==> flow/design.v <==
module cgate(
        input   clk,
        input   enable,
        output  func_en
        );
        assign func_en  = (enable)? 1'b1:1'b0;
endmodule
module ctrl(
        input                   clk,
        input                   rst,
        input                   in_en,
        input      [2:0]        fn_sel,
        input                   out_en,
        output reg              busy,
        output reg              valid,
        output reg [3:0]        cnt_cycle,   
        output reg [2:0]        cnt_data   
        );
        parameter WAIT = 2'b00, IN_CAL = 2'b01, OUT = 2'b10;
        reg [1:0] cstate, nstate;
        always@(posedge clk, posedge rst)begin
                if(rst)
                        cnt_cycle <= 4'b0;
                else if(cstate == IN_CAL)
                        cnt_cycle <= cnt_cycle + 1;
        end
        always@(posedge clk, posedge rst)begin
                if(rst)
                        cnt_data <= 3'b0;
                else if(cnt_cycle == 4'd15)
                        cnt_data <= cnt_data + 1;
        end
        always@(posedge clk, posedge rst)begin
                if(rst)
                        cstate <= WAIT;
                else
                        cstate <= nstate;
        end
        always@*begin
                case(cstate)
                        WAIT:begin
                                nstate = IN_CAL;
                        end
                        IN_CAL:begin
                                case(fn_sel)
                                        3'b001, 3'b010, 3'b011:begin
                                                if((cnt_cycle == 4'd15)&&(cnt_data == 3'd7))
                                                        nstate = OUT;
                                                else if(cnt_cycle == 4'd15)
                                                        nstate = WAIT;
                                                else
                                                        nstate = IN_CAL;
                                        end
                                        default:begin 
                                                if(cnt_cycle == 4'd15)
                                                        nstate = WAIT;
                                                else
                                                        nstate = IN_CAL;
                                        end
                                endcase
                        end
                        OUT:
                                nstate = IN_CAL;
                        default:
                                nstate = WAIT;
                endcase
        end
        always@*begin   
                case(cstate)
                        WAIT:begin
                                busy = 1'b0;
                                valid = (out_en  && (fn_sel != 3'b111) && (fn_sel != 3'b110));
                        end
                        IN_CAL:begin
                                busy = (cnt_cycle == 4'd15);
                                if((fn_sel == 3'b111) || (fn_sel == 3'b110))
                                        valid = (out_en && (cnt_cycle == 4'd1));
                                else
                                        valid = out_en;
                        end
                        OUT:begin
                                busy = 1'b0;
                                valid = 1'b1;
                        end
                        default:begin
                                busy = 1'b0;
                                valid = 1'b0;
                        end
                endcase
        end
endmodule
module mux_out(
        input           outf4_en,
        input           outf5_en,
        input           outf6_en,
        input           outf7_en,
        input   [2:0]   fn_sel,
        output reg      out_en
        );
        always@*begin
                case(fn_sel)
                        3'b100:out_en = outf4_en;
                        3'b101:out_en = outf5_en;
                        3'b110:out_en = outf6_en;
                        3'b111:out_en = outf7_en;
                        default:out_en = 1'b0;
                endcase
        end
endmodule
module f1(
        input                   clk,
        input                   rst,
        input                   f1_en,
        input                   valid,
        input [127:0]           data,
        input [3:0]             cnt_cycle,
        input [2:0]             cnt_data,
        output reg[127:0]       out_f1
        );
        reg [127:0]     buff;
        always@(posedge clk, posedge rst)begin
                if(rst)
                        buff <= 128'b0;
                else if(f1_en && (cnt_cycle == 4'd15) && (cnt_data != 3'd0) && (data > buff))
                        buff <= data;
                else if(f1_en && (cnt_cycle == 4'd0) &&(cnt_data == 3'd0))   
                        buff <= 128'b0;
        end
        always@*begin
                if(f1_en)begin
                        if(valid)
                                out_f1 = (buff > data)? buff:data;
                        else
                                out_f1 = 128'b0;
                end
                else
                        out_f1 = 128'b0;
        end
endmodule        
module f2(
        input                   clk,
        input                   rst,
        input                   f2_en,
        input                   valid,
        input [127:0]           data,
        input [3:0]             cnt_cycle,
        input [2:0]             cnt_data,
        output reg[127:0]       out_f2
        );
        reg [127:0]     buff;
        always@(posedge clk, posedge rst)begin
                if(rst)
                        buff <= 128'hFFFF_FFFF_FFFF_FFFF_FFFF_FFFF_FFFF_FFFF;
                else if(f2_en && (cnt_cycle == 4'd15) && (cnt_data != 3'd0) && (data < buff))
                        buff <= data;
                else if(f2_en && (cnt_cycle == 4'd0) && (cnt_data == 3'd0))   
                        buff <= 128'hFFFF_FFFF_FFFF_FFFF_FFFF_FFFF_FFFF_FFFF;
        end
        always@*begin
                if(f2_en)begin
                        if(valid)
                                out_f2 = (buff < data)? buff:data;
                        else
                                out_f2 = 128'b0;
                end
                else
                        out_f2 = 128'b0;
        end
endmodule        
module f3(
        input                   clk,
        input                   rst,
        input                   f3_en,
        input                   valid,
        input [127:0]           data,
        input [3:0]             cnt_cycle,
        input [2:0]             cnt_data,
        output reg[127:0]       out_f3
        );
        reg [130:0]     buff;
        always@(posedge clk, posedge rst)begin
                if(rst)
                        buff <= 131'b0;
                else if(f3_en && (cnt_cycle == 4'd15) && (cnt_data != 3'd0))
                        buff <= buff + data;
                else if(f3_en && (cnt_cycle == 4'd0) &&(cnt_data == 3'd0))   
                        buff <= 131'b0;
        end
        always@*begin
                if(f3_en)begin
                        if(valid)
                                out_f3 = ((buff+data) >> 3);
                        else
                                out_f3 = 128'b0;
                end
                else
                        out_f3 = 128'b0;
        end
endmodule
module f4(
        input                   f4_en,
        input [127:0]           data,
        input [3:0]             cnt_cycle,
        output reg              outf4_en,
        output reg[127:0]       out_f4
        );
        parameter LOW  = 128'h6FFF_FFFF_FFFF_FFFF_FFFF_FFFF_FFFF_FFFF;
        parameter HIGH = 128'hAFFF_FFFF_FFFF_FFFF_FFFF_FFFF_FFFF_FFFF;
        always@*begin
                if(f4_en)begin
                        if((cnt_cycle == 4'd1) && (data > LOW) && (data < HIGH))
                                outf4_en = 1'b1;
                        else
                                outf4_en = 1'b0;
                end
                else
                        outf4_en = 1'b0;
        end
        always@*begin
                if(outf4_en)
                        out_f4 = data;
                else
                        out_f4 = 128'b0;
        end
endmodule
module f5(
        input                   f5_en,
        input [127:0]           data,
        input [3:0]             cnt_cycle,
        output reg              outf5_en,
        output reg[127:0]       out_f5
        );
        parameter LOW  = 128'h7FFF_FFFF_FFFF_FFFF_FFFF_FFFF_FFFF_FFFF;
        parameter HIGH = 128'hBFFF_FFFF_FFFF_FFFF_FFFF_FFFF_FFFF_FFFF;
        always@*begin
                if(f5_en)begin
                        if((cnt_cycle == 4'd1) && (data[15:0] != 16'd0) && ((data < LOW) || (data > HIGH)))
                                outf5_en = 1'b1;
                        else
                                outf5_en = 1'b0;
                end
                else
                        outf5_en = 1'b0;
        end
        always@*begin
                if(outf5_en)
                        out_f5 = data;
                else
                        out_f5 = 128'b0;
        end
endmodule
module f6(
        input                   clk,
        input                   rst,
        input                   f6_en,
        input [127:0]           data,
        input [3:0]             cnt_cycle,
        input [2:0]             cnt_data,
        output reg              outf6_en,
        output reg[127:0]       out_f6
        );
        reg [127:0]             buff, buff_pmax;
        reg                     flag;
        always@(posedge clk, posedge rst)begin
                if(rst)
                        buff <= 128'b0;
                else if(f6_en && (cnt_cycle == 4'd1) && (cnt_data != 3'd0) && (data > buff))
                        buff <= data;
                else if(f6_en && (cnt_cycle == 4'd0) && (cnt_data == 3'd0))   
                        buff <= data;
        end
        always@(posedge clk, posedge rst)begin
                if(rst)begin
                        buff_pmax <= 128'b0;
                        flag <= 1'b0;
                end
                else if(f6_en &&   (buff > buff_pmax))begin
                        buff_pmax <= buff;
                        flag <= 1'b1;
                end
                else if(f6_en && cnt_data == 3'd1)
                        flag <= 1'b0;
        end
        always@*begin
                if(f6_en)begin
                        if(flag && (cnt_data == 3'b0))
                                outf6_en = 1'b1;
                        else
                                outf6_en = 1'b0;
                end
                else
                        outf6_en = 1'b0;
        end
        always@*begin
                if(outf6_en)
                        out_f6 = buff_pmax;
                else
                        out_f6 = 128'b0;
        end
endmodule
module f7(
        input                   clk,
        input                   rst,
        input                   f7_en,
        input [127:0]           data,
        input [3:0]             cnt_cycle,
        input [2:0]             cnt_data,
        output reg              outf7_en,
        output reg[127:0]       out_f7
        );
        reg [127:0]             buff, buff_pmin;
        reg                     flag;
        always@(posedge clk, posedge rst)begin
                if(rst)
                        buff <= 128'hFFFF_FFFF_FFFF_FFFF_FFFF_FFFF_FFFF_FFFF;
                else if(f7_en && (cnt_cycle == 4'd15) && (cnt_data != 3'd0) && (data < buff) && (data != 128'b0))
                        buff <= data;
                else if(f7_en && (cnt_cycle == 4'd0) && (cnt_data == 3'd0) && (data != 128'b0))   
                        buff <= data;
        end
        always@(posedge clk, posedge rst)begin
                if(rst)begin
                        buff_pmin <= 128'hFFFF_FFFF_FFFF_FFFF_FFFF_FFFF_FFFF_FFFF;
                        flag <= 1'b0;
                end
                else if(f7_en &&  (buff < buff_pmin))begin
                        buff_pmin <= buff;
                        flag <= 1'b1;
                end
                else if(f7_en && cnt_data == 3'd1)
                        flag <= 1'b0;
        end
        always@*begin
                if(f7_en)begin
                        if(flag && (cnt_data == 3'd0))
                                outf7_en = 1'b1;
                        else
                                outf7_en = 1'b0;
                end
                else
                        outf7_en = 1'b0;
        end
        always@*begin
                if(outf7_en)
                        out_f7 = (data<buff_pmin)? data:buff_pmin;     
                else
                        out_f7 = 128'b0;
        end
endmodule
module proc(
        input                   clk,
        input                   f1_en,
        input                   f2_en,
        input                   f3_en,
        input                   f4_en,
        input                   f5_en,
        input                   f6_en,
        input                   f7_en,
        input                   rst,
        input                   in_en,
        input                   valid,
        input [7:0]             iot_in,
        input [2:0]             fn_sel,
        input [3:0]             cnt_cycle,
        input [2:0]             cnt_data,
        output                  out_en,
        output reg[127:0]       iot_out
        );
        integer i;
        wire [127:0]    out_f1, out_f2, out_f3, out_f4, out_f5, out_f6, out_f7;
        wire            outf4_en, outf5_en, outf6_en, outf7_en;
        reg  [127:0]    mem;
        reg  [7:0]      buf_in[14:0];
        f1 max(.clk(clk),
               .rst(rst),
               .f1_en(f1_en),
               .data(mem),
               .valid(valid),
               .cnt_cycle(cnt_cycle),
               .cnt_data(cnt_data),
               .out_f1(out_f1)
               );
        f2 min(.clk(clk),
               .rst(rst),
               .f2_en(f2_en),
               .data(mem),
               .valid(valid),
               .cnt_cycle(cnt_cycle),
               .cnt_data(cnt_data),
               .out_f2(out_f2)
               );
        f3 avg(.clk(clk),
               .rst(rst),
               .f3_en(f3_en),
               .valid(valid),
               .data(mem),
               .cnt_cycle(cnt_cycle),
               .cnt_data(cnt_data),
               .out_f3(out_f3)
               );
       f4 ext(.f4_en(f4_en),
               .data(mem),
               .cnt_cycle(cnt_cycle),
               .outf4_en(outf4_en),
               .out_f4(out_f4)
               );
        f5 exc(.f5_en(f5_en),
               .data(mem),
               .cnt_cycle(cnt_cycle),
               .outf5_en(outf5_en),
               .out_f5(out_f5)
               );
        f6 p_max(.clk(clk),
                 .rst(rst),
                 .f6_en(f6_en),
                 .data(mem),
                 .cnt_cycle(cnt_cycle),
                 .cnt_data(cnt_data),
                 .outf6_en(outf6_en),
                 .out_f6(out_f6)
                 );
        f7 p_min(.clk(clk),
                 .rst(rst),
                 .f7_en(f7_en),
                 .data(mem),
                 .cnt_cycle(cnt_cycle),
                 .cnt_data(cnt_data),
                 .outf7_en(outf7_en),
                 .out_f7(out_f7)
                 );
       mux_out mux_out(.outf4_en(outf4_en),
                        .outf5_en(outf5_en),
                        .outf6_en(outf6_en),
                        .outf7_en(outf7_en),
                        .fn_sel(fn_sel),
                        .out_en(out_en)
                        );
        always@(posedge clk, posedge rst)begin
                if(rst)begin
                        mem <= 128'b0;
                        for(i = 0; i < 15; i = i + 1)
                                buf_in[i] <= 8'b0;
                end
                else if(cnt_cycle == 4'd15)
                        mem <= {buf_in[0],  buf_in[1],  buf_in[2],   buf_in[3], buf_in[4], buf_in[5],
                                buf_in[6],  buf_in[7],  buf_in[8],   buf_in[9], buf_in[10], buf_in[11],
                                buf_in[12], buf_in[13], buf_in[14],  iot_in};
                else if(in_en)begin
                        buf_in[cnt_cycle] <= iot_in;
                end
        end
        always@*begin
                case(fn_sel)
                        3'b001:iot_out = out_f1;
                        3'b010:iot_out = out_f2;
                        3'b011:iot_out = out_f3;
                        3'b100:iot_out = out_f4;
                        3'b101:iot_out = out_f5;
                        3'b110:iot_out = out_f6;
                        3'b111:iot_out = out_f7;
                        default: iot_out = 128'd0;
                endcase
        end
endmodule
module IOTDF( clk, rst, in_en, iot_in, fn_sel, busy, valid, iot_out);
        input          clk;
        input          rst;
        input          in_en;
        input  [7:0]   iot_in;
        input  [2:0]   fn_sel;
        output         busy;
        output         valid;
        output [127:0] iot_out;
        wire [3:0] cnt_cycle;
        wire [2:0] cnt_data;
        wire out_en;
        wire f1_en, f2_en, f3_en, f4_en, f5_en, f6_en, f7_en;
        ctrl ctrl0(.clk(clk),
                   .rst(rst),
                   .in_en(in_en),
                   .fn_sel(fn_sel),
                   .out_en(out_en),
                   .busy(busy),
                   .valid(valid),
                   .cnt_cycle(cnt_cycle),
                   .cnt_data(cnt_data)
                   );
        proc proc0(.clk(clk),
                   .f1_en(f1_en),
                   .f2_en(f2_en),
                   .f3_en(f3_en),
                   .f4_en(f4_en),
                   .f5_en(f5_en),
                   .f6_en(f6_en),
                   .f7_en(f7_en),
                   .rst(rst),
                   .valid(valid),
                   .in_en(in_en),
                   .iot_in(iot_in),
                   .fn_sel(fn_sel),
                   .cnt_cycle(cnt_cycle),
                   .cnt_data(cnt_data),
                   .out_en(out_en),
                   .iot_out(iot_out)
                   );
        cgate cg_f1(.clk(clk),
                    .enable(fn_sel == 3'b001),
                    .func_en(f1_en)
                    );
        cgate cg_f2(.clk(clk),
                    .enable(fn_sel == 3'b010),
                    .func_en(f2_en)
                    );
        cgate cg_f3(.clk(clk),
                    .enable(fn_sel == 3'b011),
                    .func_en(f3_en)
                    );
        cgate cg_f4(.clk(clk),
                    .enable(fn_sel == 3'b100),
                    .func_en(f4_en)
                    );
        cgate cg_f5(.clk(clk),
                    .enable(fn_sel == 3'b101),
                    .func_en(f5_en)
                    );
        cgate cg_f6(.clk(clk),
                    .enable(fn_sel == 3'b110),
                    .func_en(f6_en)
                    );
        cgate cg_f7(.clk(clk),
                    .enable(fn_sel == 3'b111),
                    .func_en(f7_en)
                    );
endmodule
Step by step through the tools: IOTDF
Tool output for the design above, in the order of the flow.
Lines are those of the file above, counted from 1.
Operators carry their Yosys type and port widths (W data, S select, Z words).
Cell names lack the library's common part.
The mark -- stands for no value.
Set-up
  design top: IOTDF
  clock port: clk
  cell library: sky130hd
  library corner: tt_025C_1v80

Word-level counts
Source: Yosys, flattened and elaborated. Widths are those after wreduce. Registers that Yosys merges into a memory's read port (data or address) are not register bits. Print and check cells do not count. Equal cells are merged and count once.
Bit counts
  output and inout bits: 130
  word-level cells: 196
  register bits: 1158
  input port bits: 14
Operators by class
  eq/ne operators: 28
  bitwise logic cells: 1
  order comparisons: 13
  mux-type cells: 51
  reduce/logical cells: 72
  add/subtract/negate cells: 3
Operators by type and width (number)
  $mux W128: 21
  $pmux W128 S7: 1
  $lt A128 B128 Y1: 5
  $gt A128 B128 Y1: 4
  $mux W131: 2
  $add A131 B128 Y131: 1
  $gt A128 B127 Y1 const B: 1
  $lt A128 B127 Y1 const B: 1
  $gt A128 B128 Y1 const B: 1
  $lt A128 B128 Y1 const B: 1
  $reduce_bool A128 Y1: 1
  $reduce_and A3 Y1: 15
  $logic_and A1 B1 Y1: 40
  $eq A4 B4 Y1 const B: 8
  $mux W1: 22
  $reduce_bool A16 Y1: 1
  $eq A4 B3 Y1 const B: 4
  $eq A3 B3 Y1 const B: 5
  $reduce_bool A2 Y1: 7
  $eq A4 B2 Y1 const B: 2
  $eq A3 B1 Y1 const B: 2
  $eq A3 B2 Y1 const B: 2
  $ne A3 B3 Y1 const B: 2
  $add A4 B1 Y4 const B: 1
  $eq A4 B1 Y1 const B: 1
  $logic_not A4 Y1: 1
  $pmux W2 S2: 1
  $pmux W1 S4: 1
Not listed: further kinds 12, cells in them 14.

Depth
Yosys ltp: most cells in a row. Word level: on the elaborated netlist, between registers, memories and ports. Mapped: between sequential cells and ports; inverters and the memories' decode and read muxes count.
Logic depth
  depth after elaboration: 12
  ABC_AREA: 1
  gate-level depth with buffers: 24
  depth with buffers taken out: 22

After synthesis
The flow's flattened synthesis, as Yosys stat reports it; memories are mapped. The netlist is that of the ABC_AREA named above (0 if unset); the other value can give another one.
The area totals of this step are shown rounded.
Cell types
  dfrtp_1: number 774, total area 1.94E+04 um^2
  nand2_1: number 3939, total area 1.48E+04 um^2
  ha_1: number 1029, total area 1.29E+04 um^2
  dfstp_2: number 385, total area 1.01E+04 um^2
  nand3_1: number 1681, total area 8.41E+03 um^2
  inv_1: number 1757, total area 6.6E+03 um^2
  nor2_1: number 1160, total area 4.35E+03 um^2
  a21oi_1: number 762, total area 3.81E+03 um^2
  o21ai_0: number 602, total area 3012.89 um^2
  clkbuf_1: number 333, total area 1.25E+03 um^2
  buf_2: number 220, total area 1.1E+03 um^2
  nand4_1: number 158, total area 988.448 um^2
  o22ai_1: number 132, total area 825.792 um^2
  o21ai_1: number 125, total area 625.6 um^2
  xor2_1: number 61, total area 534.262 um^2
  nor4_1: number 82, total area 512.992 um^2
  o21bai_1: number 52, total area 390.374 um^2
  nor3_1: number 75, total area 375.36 um^2
Not listed: further types 31, cells in them 227.
Mapped netlist
  cells in the netlist: 13554
  sequential part of the area: 0.02948 mm^2
  cell area after synthesis: 0.09136 mm^2
  buffers: 621
  mapped flip-flops: 1159

Path before layout
Source: OpenSTA report_checks on the synthesized netlist (no wires, ideal clock, input and output delay 20% of the period each), path of least setup slack; recovery checks are left aside. Register names are those of the netlist, which keeps one name where synthesis merged equal registers.
Timing path after synthesis
  kind: input -> output
  from: input fn_sel[0]
  to: output iot_out[117]
  clock period: 10.0 ns
  arrival time: 3.423 ns
  driving pins on the path: 10
  path buffers: 2
  time at the first pin: 2.000 ns
  external input delay: 2.000 ns
  delay of the path: 1.423 ns
  output delay: 2.000 ns
  required time: 8.000 ns
  slack: 4.577 ns
  period reached after synthesis: 5.423 ns
"delay of the path" = arrival - input delay + setup time.
At an output port there is no setup time.
"driving pins on the path": output pins that drive a net of the path, with the launching flip-flop's if there is one; two outputs of one cell count as two.
"period reached after synthesis" = period - worst setup slack (recovery checks aside). The figure is calculated, with input and output delays left at 20% of the set period.
Between the ends stands the longest chain of elaborated cells between them, by number of cells; it is not shown to be the way that was timed. Of several equally long chains one is given.
A line is the first line of the expression or statement that the cell stems from. Yosys adds cells for indexed reads and writes and turns some case tables into memories.
Between the ends, after synthesis
  path through: inv_2 -> nor3_2 -> inv_1 -> nor3_1 -> clkbuf_1 -> clkbuf_1 -> nand2_1 -> nor2_1 -> nor2_1 -> nand2_1
  length of the longest elaborated chain: 10
  elaborated cells between the ends (all ways): 38
  classes of those cells: 9 x eq/ne; 25 x mux; 4 x reduce/logical
RTL lines, path after synthesis
  start: declaration: line 470  | input  [2:0]   fn_sel;
  $eq A3 B3 Y1: line 531  | .enable(fn_sel == 3'b111),
  $mux W1: line 6  | assign func_en  = (enable)? 1'b1:1'b0;
  $mux W1: line 334  | if(f7_en)begin
  $pmux W1 S4: line 101  | case(fn_sel)
  $logic_and A1 B1 Y1: line 77  | valid = (out_en && (cnt_cycle == 4'd1));
  $mux W1: line 76  | if((fn_sel == 3'b111) || (fn_sel == 3'b110))
  $pmux W1 S3: line 69  | case(cstate)
  $mux W128: line 191  | if(valid)
  $mux W128: line 190  | if(f3_en)begin
  $pmux W128 S7: line 453  | case(fn_sel)
  end: declaration: line 473  | output [127:0] iot_out;

Worst path after layout
From the final timing report of flow run 1: the path of least setup slack in the routed layout; clock arrival at registers is part of the times.
Timing path post-layout
  kind: register -> output
  from: register proc0.mem[100]
  to: output iot_out[50]
  slack: 1.85 ns
  time at the first pin: 0.80 ns
  output delay: 2.12 ns
  path buffers: 2
  required time: 8.48 ns
  clock period: 10.6 ns
  driving pins on the path: 16
  arrival time: 6.63 ns
Between the ends stands the longest chain of elaborated cells between them, by number of cells; it is not shown to be the way that was timed. Of several equally long chains one is given.
Between the ends, post-layout
  path through: dfrtp_1 -> inv_1 -> ha_1 -> nand2_1 -> nor4_1 -> nand3_1 -> nor2_1 -> nand2_4 -> nand2_8 -> buf_12 -> nand2_1 -> nand3_1 -> nand3_1 -> nand2_1 -> nand2_1 -> clkdlybuf4s50_1
  length of the longest elaborated chain: 12
  elaborated cells between the ends (all ways): 34
  RTL lines with such cells: 22
  classes of those cells: 7 x compare; 20 x mux; 7 x reduce/logical
RTL lines, path post-layout
  start: declaration: line 372  | reg  [127:0]    mem;
  start: assignment: line 440  | mem <= 128'b0;
  start: assignment: line 445  | mem <= {buf_in[0],  buf_in[1],  buf_in[2],   buf_in[3], buf_in[4], buf_in[5],
  $lt A128 B127 Y1: line 237  | if((cnt_cycle == 4'd1) && (data[15:0] != 16'd0) && ((data < LOW) || (data > HIGH)))
  $logic_or A1 B1 Y1: line 237
  $logic_and A1 B1 Y1: line 237
  $mux W1: line 237
  $mux W1: line 236  | if(f5_en)begin
  $pmux W1 S4: line 101  | case(fn_sel)
  $logic_and A1 B1 Y1: line 77  | valid = (out_en && (cnt_cycle == 4'd1));
  $mux W1: line 76  | if((fn_sel == 3'b111) || (fn_sel == 3'b110))
  $pmux W1 S3: line 69  | case(cstate)
  $mux W128: line 191  | if(valid)
  $mux W128: line 190  | if(f3_en)begin
  $pmux W128 S7: line 453  | case(fn_sel)
  end: declaration: line 473  | output [127:0] iot_out;

## Implementation results

Below are 3 stored runs of the flow (Yosys, OpenROAD; platform sky130hd) on IOTDF, each with its settings and what was measured, unordered. Constraints: input delay and output delay 20% of the set period each, output load 0.01 pF.
"period reached" = clock period - worst setup slack. The figure is calculated, with input and output delays left at 20% of the set period.
By "worst path time" is meant the share of the clock period that the worst setup path is allowed (20% is reserved at inputs, 20% at outputs), minus its slack. Clock arrival times at its registers enter into it.
"total power of the final layout": no workload was simulated; the value follows from the tool's default switching activity.
Results are given in rounded form.

==> flow run 1: settings <==
{ "ABC_AREA": 1, "CAP_MARGIN": 10, "CELL_PAD_IN_SITES_DETAIL_PLACEMENT": 0, "CORE_UTILIZATION": 59, "HOLD_SLACK_MARGIN": 0.05, "PLACE_DENSITY_LB_ADDON": 0.3, "SETUP_SLACK_MARGIN": 0.27, "SLEW_MARGIN": 35, "TNS_END_PERCENT": 20, "period_ns": 10.6, "CORE_MARGIN": 2 }
==> flow run 1: results <==
post-layout utilization: 64.5%
area of the synthesized netlist: 0.09136 mm^2
worst path time: 6.63 ns
worst path kind: register -> output
worst slack on setup checks: 1.849 ns
total power of the final layout: 13.80 mW
standard-cell area after layout: 0.09922 mm^2
total negative setup slack: 0.000 ns
lowest hold slack: 0.470 ns
die outline area: 0.158 mm^2
period reached: 8.751 ns

==> flow run 2: settings <==
{ "CORE_UTILIZATION": 40, "SETUP_SLACK_MARGIN": -0.49, "period_ns": 9.32, "CAP_MARGIN": 20, "CORE_MARGIN": 2, "SLEW_MARGIN": 20 }
==> flow run 2: results <==
post-layout utilization: 45.3%
area of the synthesized netlist: 0.08065 mm^2
worst path time: 7.20 ns
worst path kind: register -> output
worst slack on setup checks: 0.261 ns
total power of the final layout: 19.40 mW
standard-cell area after layout: 0.09062 mm^2
total negative setup slack: 0.000 ns
lowest hold slack: 0.490 ns
die outline area: 0.2052 mm^2
period reached: 9.059 ns

==> flow run 3: settings <==
{ "CORE_UTILIZATION": 40, "period_ns": 10.0, "CAP_MARGIN": 20, "CORE_MARGIN": 2, "SLEW_MARGIN": 20 }
==> flow run 3: results <==
post-layout utilization: 45.1%
area of the synthesized netlist: 0.08065 mm^2
worst path time: 7.28 ns
worst path kind: register -> output
worst slack on setup checks: 0.718 ns
total power of the final layout: 17.89 mW
standard-cell area after layout: 0.09016 mm^2
total negative setup slack: 0.000 ns
lowest hold slack: 0.490 ns
die outline area: 0.2052 mm^2
period reached: 9.282 ns
